==> flow/design.v <==
`timescale 1ns / 1ps
module cordic_stage (clk, reset, X_i, Y_i, Z_i, X_O, Y_O, Z_O);
  input clk;
  input reset;
  input  signed [15:0] X_i;
  input  signed [15:0] Y_i;
  input  signed [15:0] Z_i;
  output signed [15:0] X_O;
  output signed [15:0] Y_O;
  output signed [15:0] Z_O;
wire signed [15:0] as_O_asx_w_st1, as_O_asy_w_st1, as_O_asz_w_st1; 
wire signed [15:0] X_w_st1_st2, Y_w_st1_st2, Z_w_st1_st2;
wire signed [15:0] mux_z_st1_out;
wire dff_st1_out, xor_st1;
xor xor_gate(xor_st1, Z_i[15], Z_i[14]);
mux_2to1 mux_st1(.in0(Z_i), .in1({{2{Z_i[14]}}, {Z_i[13:0]}}), .sel(xor_st1), .out(mux_z_st1_out));
dff dff_st1(.in(xor_st1), .out(dff_st1_out), .clk(clk), .reset(reset));
add_sub asx_st1(.as_in1(X_i), .as_in2(Y_i), .as_control(~(mux_z_st1_out[15])), .as_out(as_O_asx_w_st1));
reg16b  reg16bxout_st1(.reg_in(as_O_asx_w_st1), .reg_out(X_w_st1_st2), .clk(clk), .reset(reset));
add_sub asy_st1(.as_in1(Y_i), .as_in2(X_i), .as_control(mux_z_st1_out[15]), .as_out(as_O_asy_w_st1));
reg16b  reg16byout_st1(.reg_in(as_O_asy_w_st1), .reg_out(Y_w_st1_st2), .clk(clk), .reset(reset));
add_sub asz_st1(.as_in1(mux_z_st1_out), .as_in2(16'h2000), .as_control(~(mux_z_st1_out[15])), .as_out(as_O_asz_w_st1));
reg16b  reg16bzout_st1(.reg_in(as_O_asz_w_st1), .reg_out(Z_w_st1_st2), .clk(clk), .reset(reset));
wire signed [15:0] as_O_asx_w_st2, as_O_asy_w_st2, as_O_asz_w_st2, X_w_st2_st3, Y_w_st2_st3, Z_w_st2_st3;
wire dff_st2_out;
dff dff_st2(.in(dff_st1_out), .out(dff_st2_out), .clk(clk), .reset(reset));
add_sub asx_st2(.as_in1(X_w_st1_st2), .as_in2(Y_w_st1_st2 >>> 1), .as_control(~(Z_w_st1_st2[15])), .as_out(as_O_asx_w_st2));
reg16b  reg16bxout_st2(.reg_in(as_O_asx_w_st2), .reg_out(X_w_st2_st3), .clk(clk), .reset(reset));
add_sub asy_st2(.as_in1(Y_w_st1_st2), .as_in2(X_w_st1_st2 >>> 1), .as_control(Z_w_st1_st2[15]), .as_out(as_O_asy_w_st2));
reg16b  reg16byout_st2(.reg_in(as_O_asy_w_st2), .reg_out(Y_w_st2_st3), .clk(clk), .reset(reset));
add_sub asz_st2(.as_in1(Z_w_st1_st2), .as_in2(16'h12E4), .as_control(~(Z_w_st1_st2[15])), .as_out(as_O_asz_w_st2));
reg16b  reg16bzout_st2(.reg_in(as_O_asz_w_st2), .reg_out(Z_w_st2_st3), .clk(clk), .reset(reset));
wire signed [15:0] as_O_asx_w_st3, as_O_asy_w_st3, as_O_asz_w_st3, X_w_st3_st4, Y_w_st3_st4, Z_w_st3_st4;
wire dff_st3_out;
dff dff_st3(.in(dff_st2_out), .out(dff_st3_out), .clk(clk), .reset(reset));
add_sub asx_st3(.as_in1(X_w_st2_st3), .as_in2(Y_w_st2_st3 >>> 2), .as_control(~(Z_w_st2_st3[15])), .as_out(as_O_asx_w_st3));
reg16b  reg16bxout_st3(.reg_in(as_O_asx_w_st3), .reg_out(X_w_st3_st4), .clk(clk), .reset(reset));
add_sub asy_st3(.as_in1(Y_w_st2_st3), .as_in2(X_w_st2_st3 >>> 2), .as_control(Z_w_st2_st3[15]), .as_out(as_O_asy_w_st3));
reg16b  reg16byout_st3(.reg_in(as_O_asy_w_st3), .reg_out(Y_w_st3_st4), .clk(clk), .reset(reset));
add_sub asz_st3(.as_in1(Z_w_st2_st3), .as_in2(16'h09FB), .as_control(~(Z_w_st2_st3[15])), .as_out(as_O_asz_w_st3));
reg16b  reg16bzout_st3(.reg_in(as_O_asz_w_st3), .reg_out(Z_w_st3_st4), .clk(clk), .reset(reset));
wire signed [15:0] as_O_asx_w_st4, as_O_asy_w_st4, as_O_asz_w_st4, X_w_st4_st5, Y_w_st4_st5, Z_w_st4_st5;
wire dff_st4_out;
dff dff_st4(.in(dff_st3_out), .out(dff_st4_out), .clk(clk), .reset(reset));
add_sub asx_st4(.as_in1(X_w_st3_st4), .as_in2(Y_w_st3_st4 >>> 3), .as_control(~(Z_w_st3_st4[15])), .as_out(as_O_asx_w_st4));
reg16b  reg16bxout_st4(.reg_in(as_O_asx_w_st4), .reg_out(X_w_st4_st5), .clk(clk), .reset(reset));
add_sub asy_st4(.as_in1(Y_w_st3_st4), .as_in2(X_w_st3_st4 >>> 3), .as_control(Z_w_st3_st4[15]), .as_out(as_O_asy_w_st4));
reg16b  reg16byout_st4(.reg_in(as_O_asy_w_st4), .reg_out(Y_w_st4_st5), .clk(clk), .reset(reset));
add_sub asz_st4(.as_in1(Z_w_st3_st4), .as_in2(16'h0511), .as_control(~(Z_w_st3_st4[15])), .as_out(as_O_asz_w_st4));
reg16b  reg16bzout_st4(.reg_in(as_O_asz_w_st4), .reg_out(Z_w_st4_st5), .clk(clk), .reset(reset));
wire signed [15:0] as_O_asx_w_st5, as_O_asy_w_st5, as_O_asz_w_st5, X_w_st5_st6, Y_w_st5_st6, Z_w_st5_st6;
wire dff_st5_out;
dff dff_st5(.in(dff_st4_out), .out(dff_st5_out), .clk(clk), .reset(reset));
add_sub asx_st5(.as_in1(X_w_st4_st5), .as_in2(Y_w_st4_st5 >>> 4), .as_control(~(Z_w_st4_st5[15])), .as_out(as_O_asx_w_st5));
reg16b  reg16bxout_st5(.reg_in(as_O_asx_w_st5), .reg_out(X_w_st5_st6), .clk(clk), .reset(reset));
add_sub asy_st5(.as_in1(Y_w_st4_st5), .as_in2(X_w_st4_st5 >>> 4), .as_control(Z_w_st4_st5[15]), .as_out(as_O_asy_w_st5));
reg16b  reg16byout_st5(.reg_in(as_O_asy_w_st5), .reg_out(Y_w_st5_st6), .clk(clk), .reset(reset));
add_sub asz_st5(.as_in1(Z_w_st4_st5), .as_in2(16'h028B), .as_control(~(Z_w_st4_st5[15])), .as_out(as_O_asz_w_st5));
reg16b  reg16bzout_st5(.reg_in(as_O_asz_w_st5), .reg_out(Z_w_st5_st6), .clk(clk), .reset(reset));
wire signed [15:0] as_O_asx_w_st6, as_O_asy_w_st6, as_O_asz_w_st6, X_w_st6_st7, Y_w_st6_st7, Z_w_st6_st7;
wire dff_st6_out;
dff dff_st6(.in(dff_st5_out), .out(dff_st6_out), .clk(clk), .reset(reset));
add_sub asx_st6(.as_in1(X_w_st5_st6), .as_in2(Y_w_st5_st6 >>> 5), .as_control(~(Z_w_st5_st6[15])), .as_out(as_O_asx_w_st6));
reg16b  reg16bxout_st6(.reg_in(as_O_asx_w_st6), .reg_out(X_w_st6_st7), .clk(clk), .reset(reset));
add_sub asy_st6(.as_in1(Y_w_st5_st6), .as_in2(X_w_st5_st6 >>> 5), .as_control(Z_w_st5_st6[15]), .as_out(as_O_asy_w_st6));
reg16b  reg16byout_st6(.reg_in(as_O_asy_w_st6), .reg_out(Y_w_st6_st7), .clk(clk), .reset(reset));
add_sub asz_st6(.as_in1(Z_w_st5_st6), .as_in2(16'h0146), .as_control(~(Z_w_st5_st6[15])), .as_out(as_O_asz_w_st6));
reg16b  reg16bzout_st6(.reg_in(as_O_asz_w_st6), .reg_out(Z_w_st6_st7), .clk(clk), .reset(reset));
wire signed [15:0] as_O_asx_w_st7, as_O_asy_w_st7, as_O_asz_w_st7, X_w_st7_st8, Y_w_st7_st8, Z_w_st7_st8;
wire dff_st7_out;
dff dff_st7(.in(dff_st6_out), .out(dff_st7_out), .clk(clk), .reset(reset));
add_sub asx_st7(.as_in1(X_w_st6_st7), .as_in2(Y_w_st6_st7 >>> 6), .as_control(~(Z_w_st6_st7[15])), .as_out(as_O_asx_w_st7));
reg16b  reg16bxout_st7(.reg_in(as_O_asx_w_st7), .reg_out(X_w_st7_st8), .clk(clk), .reset(reset));
add_sub asy_st7(.as_in1(Y_w_st6_st7), .as_in2(X_w_st6_st7 >>> 6), .as_control(Z_w_st6_st7[15]), .as_out(as_O_asy_w_st7));
reg16b  reg16byout_st7(.reg_in(as_O_asy_w_st7), .reg_out(Y_w_st7_st8), .clk(clk), .reset(reset));
add_sub asz_st7(.as_in1(Z_w_st6_st7), .as_in2(16'h00A3), .as_control(~(Z_w_st6_st7[15])), .as_out(as_O_asz_w_st7));
reg16b  reg16bzout_st7(.reg_in(as_O_asz_w_st7), .reg_out(Z_w_st7_st8), .clk(clk), .reset(reset));
wire signed [15:0] as_O_asx_w_st8, as_O_asy_w_st8, as_O_asz_w_st8, X_w_st8_st9, Y_w_st8_st9, Z_w_st8_st9;
wire dff_st8_out;
dff dff_st8(.in(dff_st7_out), .out(dff_st8_out), .clk(clk), .reset(reset));
add_sub asx_st8(.as_in1(X_w_st7_st8), .as_in2(Y_w_st7_st8 >>> 7), .as_control(~(Z_w_st7_st8[15])), .as_out(as_O_asx_w_st8));
reg16b  reg16bxout_st8(.reg_in(as_O_asx_w_st8), .reg_out(X_w_st8_st9), .clk(clk), .reset(reset));
add_sub asy_st8(.as_in1(Y_w_st7_st8), .as_in2(X_w_st7_st8 >>> 7), .as_control(Z_w_st7_st8[15]), .as_out(as_O_asy_w_st8));
reg16b  reg16byout_st8(.reg_in(as_O_asy_w_st8), .reg_out(Y_w_st8_st9), .clk(clk), .reset(reset));
add_sub asz_st8(.as_in1(Z_w_st7_st8), .as_in2(16'h0051), .as_control(~(Z_w_st7_st8[15])), .as_out(as_O_asz_w_st8));
reg16b  reg16bzout_st8(.reg_in(as_O_asz_w_st8), .reg_out(Z_w_st8_st9), .clk(clk), .reset(reset));
wire signed [15:0] as_O_asx_w_st9, as_O_asy_w_st9, as_O_asz_w_st9, X_w_st9_st10, Y_w_st9_st10, Z_w_st9_st10;
wire dff_st9_out;
dff dff_st9(.in(dff_st8_out), .out(dff_st9_out), .clk(clk), .reset(reset));
add_sub asx_st9(.as_in1(X_w_st8_st9), .as_in2(Y_w_st8_st9 >>> 8), .as_control(~(Z_w_st8_st9[15])), .as_out(as_O_asx_w_st9));
reg16b  reg16bxout_st9(.reg_in(as_O_asx_w_st9), .reg_out(X_w_st9_st10), .clk(clk), .reset(reset));
add_sub asy_st9(.as_in1(Y_w_st8_st9), .as_in2(X_w_st8_st9 >>> 8), .as_control(Z_w_st8_st9[15]), .as_out(as_O_asy_w_st9));
reg16b  reg16byout_st9(.reg_in(as_O_asy_w_st9), .reg_out(Y_w_st9_st10), .clk(clk), .reset(reset));
add_sub asz_st9(.as_in1(Z_w_st8_st9), .as_in2(16'h0029), .as_control(~(Z_w_st8_st9[15])), .as_out(as_O_asz_w_st9));
reg16b  reg16bzout_st9(.reg_in(as_O_asz_w_st9), .reg_out(Z_w_st9_st10), .clk(clk), .reset(reset));
wire signed [15:0] as_O_asx_w_st10, as_O_asy_w_st10, as_O_asz_w_st10, X_w_st10_st11, Y_w_st10_st11, Z_w_st10_st11;
wire dff_st10_out;
dff dff_st10(.in(dff_st9_out), .out(dff_st10_out), .clk(clk), .reset(reset));
add_sub asx_st10(.as_in1(X_w_st9_st10), .as_in2(Y_w_st9_st10 >>> 9), .as_control(~(Z_w_st9_st10[15])), .as_out(as_O_asx_w_st10));
reg16b  reg16bxout_st10(.reg_in(as_O_asx_w_st10), .reg_out(X_w_st10_st11), .clk(clk), .reset(reset));
add_sub asy_st10(.as_in1(Y_w_st9_st10), .as_in2(X_w_st9_st10 >>> 9), .as_control(Z_w_st9_st10[15]), .as_out(as_O_asy_w_st10));
reg16b  reg16byout_st10(.reg_in(as_O_asy_w_st10), .reg_out(Y_w_st10_st11), .clk(clk), .reset(reset));
add_sub asz_st10(.as_in1(Z_w_st9_st10), .as_in2(16'h0014), .as_control(~(Z_w_st9_st10[15])), .as_out(as_O_asz_w_st10));
reg16b  reg16bzout_st10(.reg_in(as_O_asz_w_st10), .reg_out(Z_w_st10_st11), .clk(clk), .reset(reset));
wire signed [15:0] as_O_asx_w_st11, as_O_asy_w_st11, as_O_asz_w_st11, X_w_st11_st12, Y_w_st11_st12, Z_w_st11_st12;
wire dff_st11_out;
dff dff_st11(.in(dff_st10_out), .out(dff_st11_out), .clk(clk), .reset(reset));
add_sub asx_st11(.as_in1(X_w_st10_st11), .as_in2(Y_w_st10_st11 >>> 10), .as_control(~(Z_w_st10_st11[15])), .as_out(as_O_asx_w_st11));
reg16b  reg16bxout_st11(.reg_in(as_O_asx_w_st11), .reg_out(X_w_st11_st12), .clk(clk), .reset(reset));
add_sub asy_st11(.as_in1(Y_w_st10_st11), .as_in2(X_w_st10_st11 >>> 10), .as_control(Z_w_st10_st11[15]), .as_out(as_O_asy_w_st11));
reg16b  reg16byout_st11(.reg_in(as_O_asy_w_st11), .reg_out(Y_w_st11_st12), .clk(clk), .reset(reset));
add_sub asz_st11(.as_in1(Z_w_st10_st11), .as_in2(16'h000A), .as_control(~(Z_w_st10_st11[15])), .as_out(as_O_asz_w_st11));
reg16b  reg16bzout_st11(.reg_in(as_O_asz_w_st11), .reg_out(Z_w_st11_st12), .clk(clk), .reset(reset));
wire signed [15:0] as_O_asx_w_st12, as_O_asy_w_st12, as_O_asz_w_st12, X_w_st12_st13, Y_w_st12_st13, Z_w_st12_st13;
wire dff_st12_out;
dff dff_st12(.in(dff_st11_out), .out(dff_st12_out), .clk(clk), .reset(reset));
add_sub asx_st12(.as_in1(X_w_st11_st12), .as_in2(Y_w_st11_st12 >>> 11), .as_control(~(Z_w_st11_st12[15])), .as_out(as_O_asx_w_st12));
reg16b  reg16bxout_st12(.reg_in(as_O_asx_w_st12), .reg_out(X_w_st12_st13), .clk(clk), .reset(reset));
add_sub asy_st12(.as_in1(Y_w_st11_st12), .as_in2(X_w_st11_st12 >>> 11), .as_control(Z_w_st11_st12[15]), .as_out(as_O_asy_w_st12));
reg16b  reg16byout_st12(.reg_in(as_O_asy_w_st12), .reg_out(Y_w_st12_st13), .clk(clk), .reset(reset));
add_sub asz_st12(.as_in1(Z_w_st11_st12), .as_in2(16'h0005), .as_control(~(Z_w_st11_st12[15])), .as_out(as_O_asz_w_st12));
reg16b  reg16bzout_st12(.reg_in(as_O_asz_w_st12), .reg_out(Z_w_st12_st13), .clk(clk), .reset(reset));
wire signed [15:0] as_O_asx_w_st13, as_O_asy_w_st13, as_O_asz_w_st13, X_w_st13_st14, Y_w_st13_st14, Z_w_st13_st14;
wire dff_st13_out;
dff dff_st13(.in(dff_st12_out), .out(dff_st13_out), .clk(clk), .reset(reset));
add_sub asx_st13(.as_in1(X_w_st12_st13), .as_in2(Y_w_st12_st13 >>> 12), .as_control(~(Z_w_st12_st13[15])), .as_out(as_O_asx_w_st13));
reg16b  reg16bxout_st13(.reg_in(as_O_asx_w_st13), .reg_out(X_w_st13_st14), .clk(clk), .reset(reset));
add_sub asy_st13(.as_in1(Y_w_st12_st13), .as_in2(X_w_st12_st13 >>> 12), .as_control(Z_w_st12_st13[15]), .as_out(as_O_asy_w_st13));
reg16b  reg16byout_st13(.reg_in(as_O_asy_w_st13), .reg_out(Y_w_st13_st14), .clk(clk), .reset(reset));
add_sub asz_st13(.as_in1(Z_w_st12_st13), .as_in2(16'h0003), .as_control(~(Z_w_st12_st13[15])), .as_out(as_O_asz_w_st13));
reg16b  reg16bzout_st13(.reg_in(as_O_asz_w_st13), .reg_out(Z_w_st13_st14), .clk(clk), .reset(reset));
wire signed [15:0] as_O_asx_w_st14, as_O_asy_w_st14, as_O_asz_w_st14, X_w_st14_st15, Y_w_st14_st15, Z_w_st14_st15;
wire dff_st14_out;
dff dff_st14(.in(dff_st13_out), .out(dff_st14_out), .clk(clk), .reset(reset));
add_sub asx_st14(.as_in1(X_w_st13_st14), .as_in2(Y_w_st13_st14 >>> 13), .as_control(~(Z_w_st13_st14[15])), .as_out(as_O_asx_w_st14));
reg16b  reg16bxout_st14(.reg_in(as_O_asx_w_st14), .reg_out(X_w_st14_st15), .clk(clk), .reset(reset));
add_sub asy_st14(.as_in1(Y_w_st13_st14), .as_in2(X_w_st13_st14 >>> 13), .as_control(Z_w_st13_st14[15]), .as_out(as_O_asy_w_st14));
reg16b  reg16byout_st14(.reg_in(as_O_asy_w_st14), .reg_out(Y_w_st14_st15), .clk(clk), .reset(reset));
add_sub asz_st14(.as_in1(Z_w_st13_st14), .as_in2(16'h0001), .as_control(~(Z_w_st13_st14[15])), .as_out(as_O_asz_w_st14));
reg16b  reg16bzout_st14(.reg_in(as_O_asz_w_st14), .reg_out(Z_w_st14_st15), .clk(clk), .reset(reset));
wire signed [15:0] as_O_asx_w_st15, as_O_asy_w_st15, as_O_asz_w_st15, X_w_st15_st16, Y_w_st15_st16, Z_w_st15_st16;
wire dff_st15_out;
dff dff_st15(.in(dff_st14_out), .out(dff_st15_out), .clk(clk), .reset(reset));
add_sub asx_st15(.as_in1(X_w_st14_st15), .as_in2(Y_w_st14_st15 >>> 14), .as_control(~(Z_w_st14_st15[15])), .as_out(as_O_asx_w_st15));
reg16b  reg16bxout_st15(.reg_in(as_O_asx_w_st15), .reg_out(X_w_st15_st16), .clk(clk), .reset(reset));
add_sub asy_st15(.as_in1(Y_w_st14_st15), .as_in2(X_w_st14_st15 >>> 14), .as_control(Z_w_st14_st15[15]), .as_out(as_O_asy_w_st15));
reg16b  reg16byout_st15(.reg_in(as_O_asy_w_st15), .reg_out(Y_w_st15_st16), .clk(clk), .reset(reset));
add_sub asz_st15(.as_in1(Z_w_st14_st15), .as_in2(16'h0001), .as_control(~(Z_w_st14_st15[15])), .as_out(as_O_asz_w_st15));
reg16b  reg16bzout_st15(.reg_in(as_O_asz_w_st15), .reg_out(Z_w_st15_st16), .clk(clk), .reset(reset));
wire signed [15:0] as_O_asx_w_st16, as_O_asy_w_st16, as_O_asz_w_st16, X_w_st16_st17, Y_w_st16_st17, Z_w_st16_st17;
wire dff_st16_out;
dff dff_st16(.in(dff_st15_out), .out(dff_st16_out), .clk(clk), .reset(reset));
add_sub asx_st16(.as_in1(X_w_st15_st16), .as_in2(Y_w_st15_st16 >>> 15), .as_control(~(Z_w_st15_st16[15])), .as_out(as_O_asx_w_st16));
reg16b  reg16bxout_st16(.reg_in(as_O_asx_w_st16), .reg_out(X_w_st16_st17), .clk(clk), .reset(reset));
add_sub asy_st16(.as_in1(Y_w_st15_st16), .as_in2(X_w_st15_st16 >>> 15), .as_control(Z_w_st15_st16[15]), .as_out(as_O_asy_w_st16));
reg16b  reg16byout_st16(.reg_in(as_O_asy_w_st16), .reg_out(Y_w_st16_st17), .clk(clk), .reset(reset));
add_sub asz_st16(.as_in1(Z_w_st15_st16), .as_in2(16'h0000), .as_control(~(Z_w_st15_st16[15])), .as_out(as_O_asz_w_st16));
reg16b  reg16bzout_st16(.reg_in(as_O_asz_w_st16), .reg_out(Z_O), .clk(clk), .reset(reset));
mux_2to1 mux_x_st17(.in0(X_w_st16_st17), .in1(-X_w_st16_st17), .sel(dff_st16_out), .out(X_O));
mux_2to1 mux_y_st17(.in0(Y_w_st16_st17), .in1(-Y_w_st16_st17), .sel(dff_st16_out), .out(Y_O));
endmodule
module reg16b(reg_in, reg_out, clk, reset);
input clk, reset;
input signed [15:0] reg_in;
output reg signed [15:0] reg_out;
always @(posedge clk)
begin
    if (reset)
      reg_out <= 16'sd0;
    else
      reg_out <= reg_in;     
end
endmodule  
module add_sub(as_in1, as_in2,as_control, as_out);
input signed [15:0] as_in1, as_in2;
input as_control;
output reg signed [15:0] as_out;
always @(*)
begin
  if (as_control)
    as_out = as_in1 - as_in2;
  else
    as_out = as_in1 + as_in2;
end
endmodule
module mux_2to1(in0, in1, sel, out);
input signed [15:0] in0, in1;
input sel;
output reg signed [15:0] out;
always @(*)
begin
    if(sel)
        out = in1;
    else
        out = in0;
end
endmodule
module dff(in, out, clk, reset);
input in, clk, reset;
output reg out;
always @(posedge clk)
    begin
        if(reset)
            out <= 0;
        else
            out <= in;
    end
endmodule
Step by step through the tools: cordic_stage --
The steps from the RTL of cordic_stage to its reports follow in flow order. Line numbers count from 1 in the design file above. Operators: Yosys type, input widths -> output width; for muxes data width and select width s. Library cell names are shortened. The mark -- stands for no value.
Inputs: top module cordic_stage, clock clk, cell library sky130hd, corner tt_025C_1v80

After elaboration --
Yosys after proc, flatten, opt, wreduce and memory -nomap, before mapping. Enables and synchronous resets that opt folds into registers are not counted as muxes. Memory bits, and registers merged into a memory's read port (data or address), are not among the register bits. Print and check cells are not counted. Equal cells are merged and count once.
Operators by class: divide/modulo/power cells 0, mux-type cells 50, shift-type cells 0, bitwise gates (word level) 1, $lt $le $gt $ge 0, equal/unequal tests 0, multipliers 0, reduce/logical cells 0, add/subtract/negate cells 95
Operators by type and width (count):
- $mux 16 | 50
- $add 16x1->16 | 2
- $sub 16x1->16 | 2
- $add 16x10->16 | 2
- $sub 16x10->16 | 2
- $add 16x11->16 | 2
- $sub 16x11->16 | 2
- $add 16x12->16 | 2
- $sub 16x12->16 | 2
- $add 16x13->16 | 2
- $sub 16x13->16 | 2
- $add 16x14->16 | 2
- $sub 16x14->16 | 2
- $add 16x15->16 | 2
- $sub 16x15->16 | 2
- $sub 16x16->16 | 2
- $add 16x2->16 | 2
- $sub 16x2->16 | 2
- $add 16x2->16 const B | 2
- $sub 16x2->16 const B | 2
- $add 16x3->16 | 2
- $sub 16x3->16 | 2
- $add 16x4->16 | 2
- $sub 16x4->16 | 2
- $add 16x5->16 | 2
- $sub 16x5->16 | 2
- $add 16x6->16 | 2
- $sub 16x6->16 | 2
Not listed: further kinds 35, cells in them 42.
Storage and ports: memory cells 0, clocked read ports x word width 0, cells after elaboration 210, flip-flop bits (word level) 784, memory bits (writable) 0, bits in read-only memories 0, bits in latches 0, input bits 50

Depth --
Longest topological path by Yosys (ltp), each cell counted once; first at word level (registers and memories cut), then after technology mapping (sequential cells cut; the memories' decode and read muxes count).
Depth: depth in word-level cells 4, ABC_AREA 0, gate-level depth with buffers 15, mapped depth without buffers 15

Mapped cells and area --
The flow's flattened synthesis, as Yosys stat reports it; memories are mapped. The netlist is that of the ABC_AREA named above (0 if unset); the other value can give another one.
Synthesis totals: buffer cells 184, sequential part of the area 15675.0 um2, standard cells after synthesis 6961, flip-flop cells 783, cell area after synthesis 57850.5 um2
Cell types (count):
- dfxtp_1 | 783
- ha_1 | 773
- nor2_1 | 890
- xnor2_1 | 332
- a21oi_1 | 512
- xor2_1 | 273
- a21o_1 | 214
- o21ai_0 | 320
- nor2b_1 | 240
- nor3_1 | 252
- inv_1 | 328
- nand2_1 | 297
- o21a_1 | 135
- fa_1 | 48
- a211oi_1 | 96
- mux2_2 | 60
- nand3_1 | 132
- nand2b_1 | 104
Other cell types: 74; their cells: 1172. By module: a second synthesis without flattening, with its own total; a netlist apart from the flattened one above.
Unflattened totals: cells (unflattened synthesis) 8293, area (unflattened synthesis) 71716.3 um2
Rows give one instance, submodules left out.
By module:
- add_sub | area 989.7 um2, cells 136, times used 48
- reg16b | area 464.2 um2, cells 33, times used 48
- mux_2to1 | area 249.0 um2, cells 18, times used 3
- cordic_stage | area 641.9 um2, cells 95, times used 1
- dff | area 33.8 um2, cells 2, times used 16

Worst setup path after synthesis --
OpenSTA on the mapped netlist: ideal clock, no wires. The path of least setup slack (recovery checks aside). Input and output delay are each 20% of the period. Register names are those of the netlist, which keeps one name where synthesis merged equal registers.
Timing path post-synthesis: kind flip-flop to flip-flop, start point register reg16bxout_st14.reg_out[15], end point register reg16byout_st15.reg_out[12], setup slack 204 ps, buffers on the path 0, path delay 3445 ps, data arrival time 3322 ps, stages 12, clock period 3650 ps, required time 3527 ps, library setup time 123 ps, time at the first pin 0 ps, synthesis period reached 3446 ps
"path delay" is the arrival time less input delay plus setup time. "stages" counts driving pins, that of a launching flip-flop among them; a cell with two outputs on the path counts twice. "synthesis period reached" = period - worst setup slack (recovery checks aside). The figure is calculated, with input and output delays left at 20% of the set period. Between the ends stands the longest chain of elaborated cells between them, by number of cells; it is not shown to be the way that was timed. Of several equally long chains one is given. A line is the first line of the expression or statement that the cell stems from. Yosys adds cells for indexed reads and writes and turns some case tables into memories.
Between the ends, post-synthesis: cells stage by stage dfxtp_1 -> inv_1 -> ha_1 -> mux2i_1 -> ha_1 -> a21oi_1 -> o21bai_1 -> a2111oi_1 -> nor3_1 -> a2111oi_2 -> a21oi_1 -> mux2_1, length of the longest elaborated chain 2, elaborated cells between the ends (all ways) 3
RTL lines, path post-synthesis:
- from (decl) | RTL line 165 | output reg signed [15:0] reg_out;
- from (assign) | RTL line 169 | reg_out <= 16'sd0;
- from (assign) | RTL line 171 | reg_out <= reg_in;
- $add 16x2->16 | RTL line 183 | as_out = as_in1 + as_in2;
- $mux 16 | RTL line 180 | if (as_control)
- to (assign) | RTL line 169
- to (assign) | RTL line 171
- to (decl) | RTL line 165

Path in the finished layout --
Path of least setup slack in the final report of run 1 (OpenROAD, finished layout, wires in). Where an end is a register, its clock arrival counts in the times. The report prints the path's times to 10 ps; the period is as set.
Timing path after layout: kind flip-flop to output port, start point register reg16byout_st16.reg_out[1], end point output Y_O[10], output delay 1000 ps, setup slack 940 ps, time at the first pin 700 ps, data arrival time 3050 ps, required time 3980 ps, buffers on the path 1, stages 9, clock period 4980 ps
Between the ends stands the longest chain of elaborated cells between them, by number of cells; it is not shown to be the way that was timed. Of several equally long chains one is given.
Between the ends, after layout: cells stage by stage dfxtp_1 -> inv_1 -> ha_1 -> nand2_1 -> or3_1 -> or2_2 -> o41ai_1 -> xnor2_1 -> clkdlybuf4s50_1, length of the longest elaborated chain 2, elaborated cells between the ends (all ways) 2
RTL lines, path after layout:
- from (decl) | RTL line 165 | output reg signed [15:0] reg_out;
- from (assign) | RTL line 169 | reg_out <= 16'sd0;
- from (assign) | RTL line 171 | reg_out <= reg_in;
- $neg 16->16 | RTL line 160 | mux_2to1 mux_y_st17(.in0(Y_w_st16_st17), .in1(-Y_w_st16_st17), .sel(dff_st16_out), .out(Y_O));
- $mux 16 | RTL line 192 | if(sel)
- to (decl) | RTL line 9 | output signed [15:0] Y_O;

Measured results for cordic_stage: 3 stored runs of the Yosys and OpenROAD flow on sky130hd. The settings differ; the order carries no meaning. The constraints put input and output delay at 20% of the set period each and load the outputs with 0.01 pF.
"period reached" is the run's clock period less its worst setup slack. It is reckoned from that one timing run; input and output delays stay at 20% of the period that was set.
"time of the worst setup path" is the time allowed to the run's worst setup path (the clock period less input and output delay, where it has them) less its slack. Clock arrival times count: a late capture clock shortens it, a late launch clock lengthens it.
"time of the worst setup path" is known to 10 ps.

* Run 1 | settings: CAP_MARGIN 10; CELL_PAD_IN_SITES_DETAIL_PLACEMENT 2; CELL_PAD_IN_SITES_GLOBAL_PLACEMENT 0; CORE_MARGIN 3; CORE_UTILIZATION 15; CTS_CLUSTER_DIAMETER 68; CTS_CLUSTER_SIZE 15; GPL_ROUTABILITY_DRIVEN 0; GPL_TIMING_DRIVEN 1; HOLD_SLACK_MARGIN 0.24; MAX_ROUTING_LAYER met4; MIN_ROUTING_LAYER met1; PLACE_DENSITY_LB_ADDON 0.28; SLEW_MARGIN 0; TNS_END_PERCENT 15; period_ns 4.98 | results: area of the die 393160.0 um2; smallest setup slack 938 ps; mapped cell area after synthesis 57850.5 um2; period reached 4042 ps; standard-cell area after layout 68229.2 um2; time of the worst setup path 3050 ps; critical path type flip-flop to output port
* Run 2 | settings: CORE_UTILIZATION 52; period_ns 3.52; CAP_MARGIN 20; CORE_MARGIN 2; SLEW_MARGIN 20 | results: area of the die 113933.0 um2; smallest setup slack 98 ps; mapped cell area after synthesis 57850.5 um2; period reached 3422 ps; standard-cell area after layout 64570.7 um2; time of the worst setup path 2720 ps; critical path type flip-flop to output port
* Run 3 | settings: CELL_PAD_IN_SITES_GLOBAL_PLACEMENT 2; HOLD_SLACK_MARGIN 0.19; period_ns 4.81; CAP_MARGIN 20; CORE_MARGIN 2; CORE_UTILIZATION 40; SLEW_MARGIN 20 | results: area of the die 147683.0 um2; smallest setup slack 549 ps; mapped cell area after synthesis 57850.5 um2; period reached 4261 ps; standard-cell area after layout 64295.4 um2; time of the worst setup path 3300 ps; critical path type flip-flop to output port
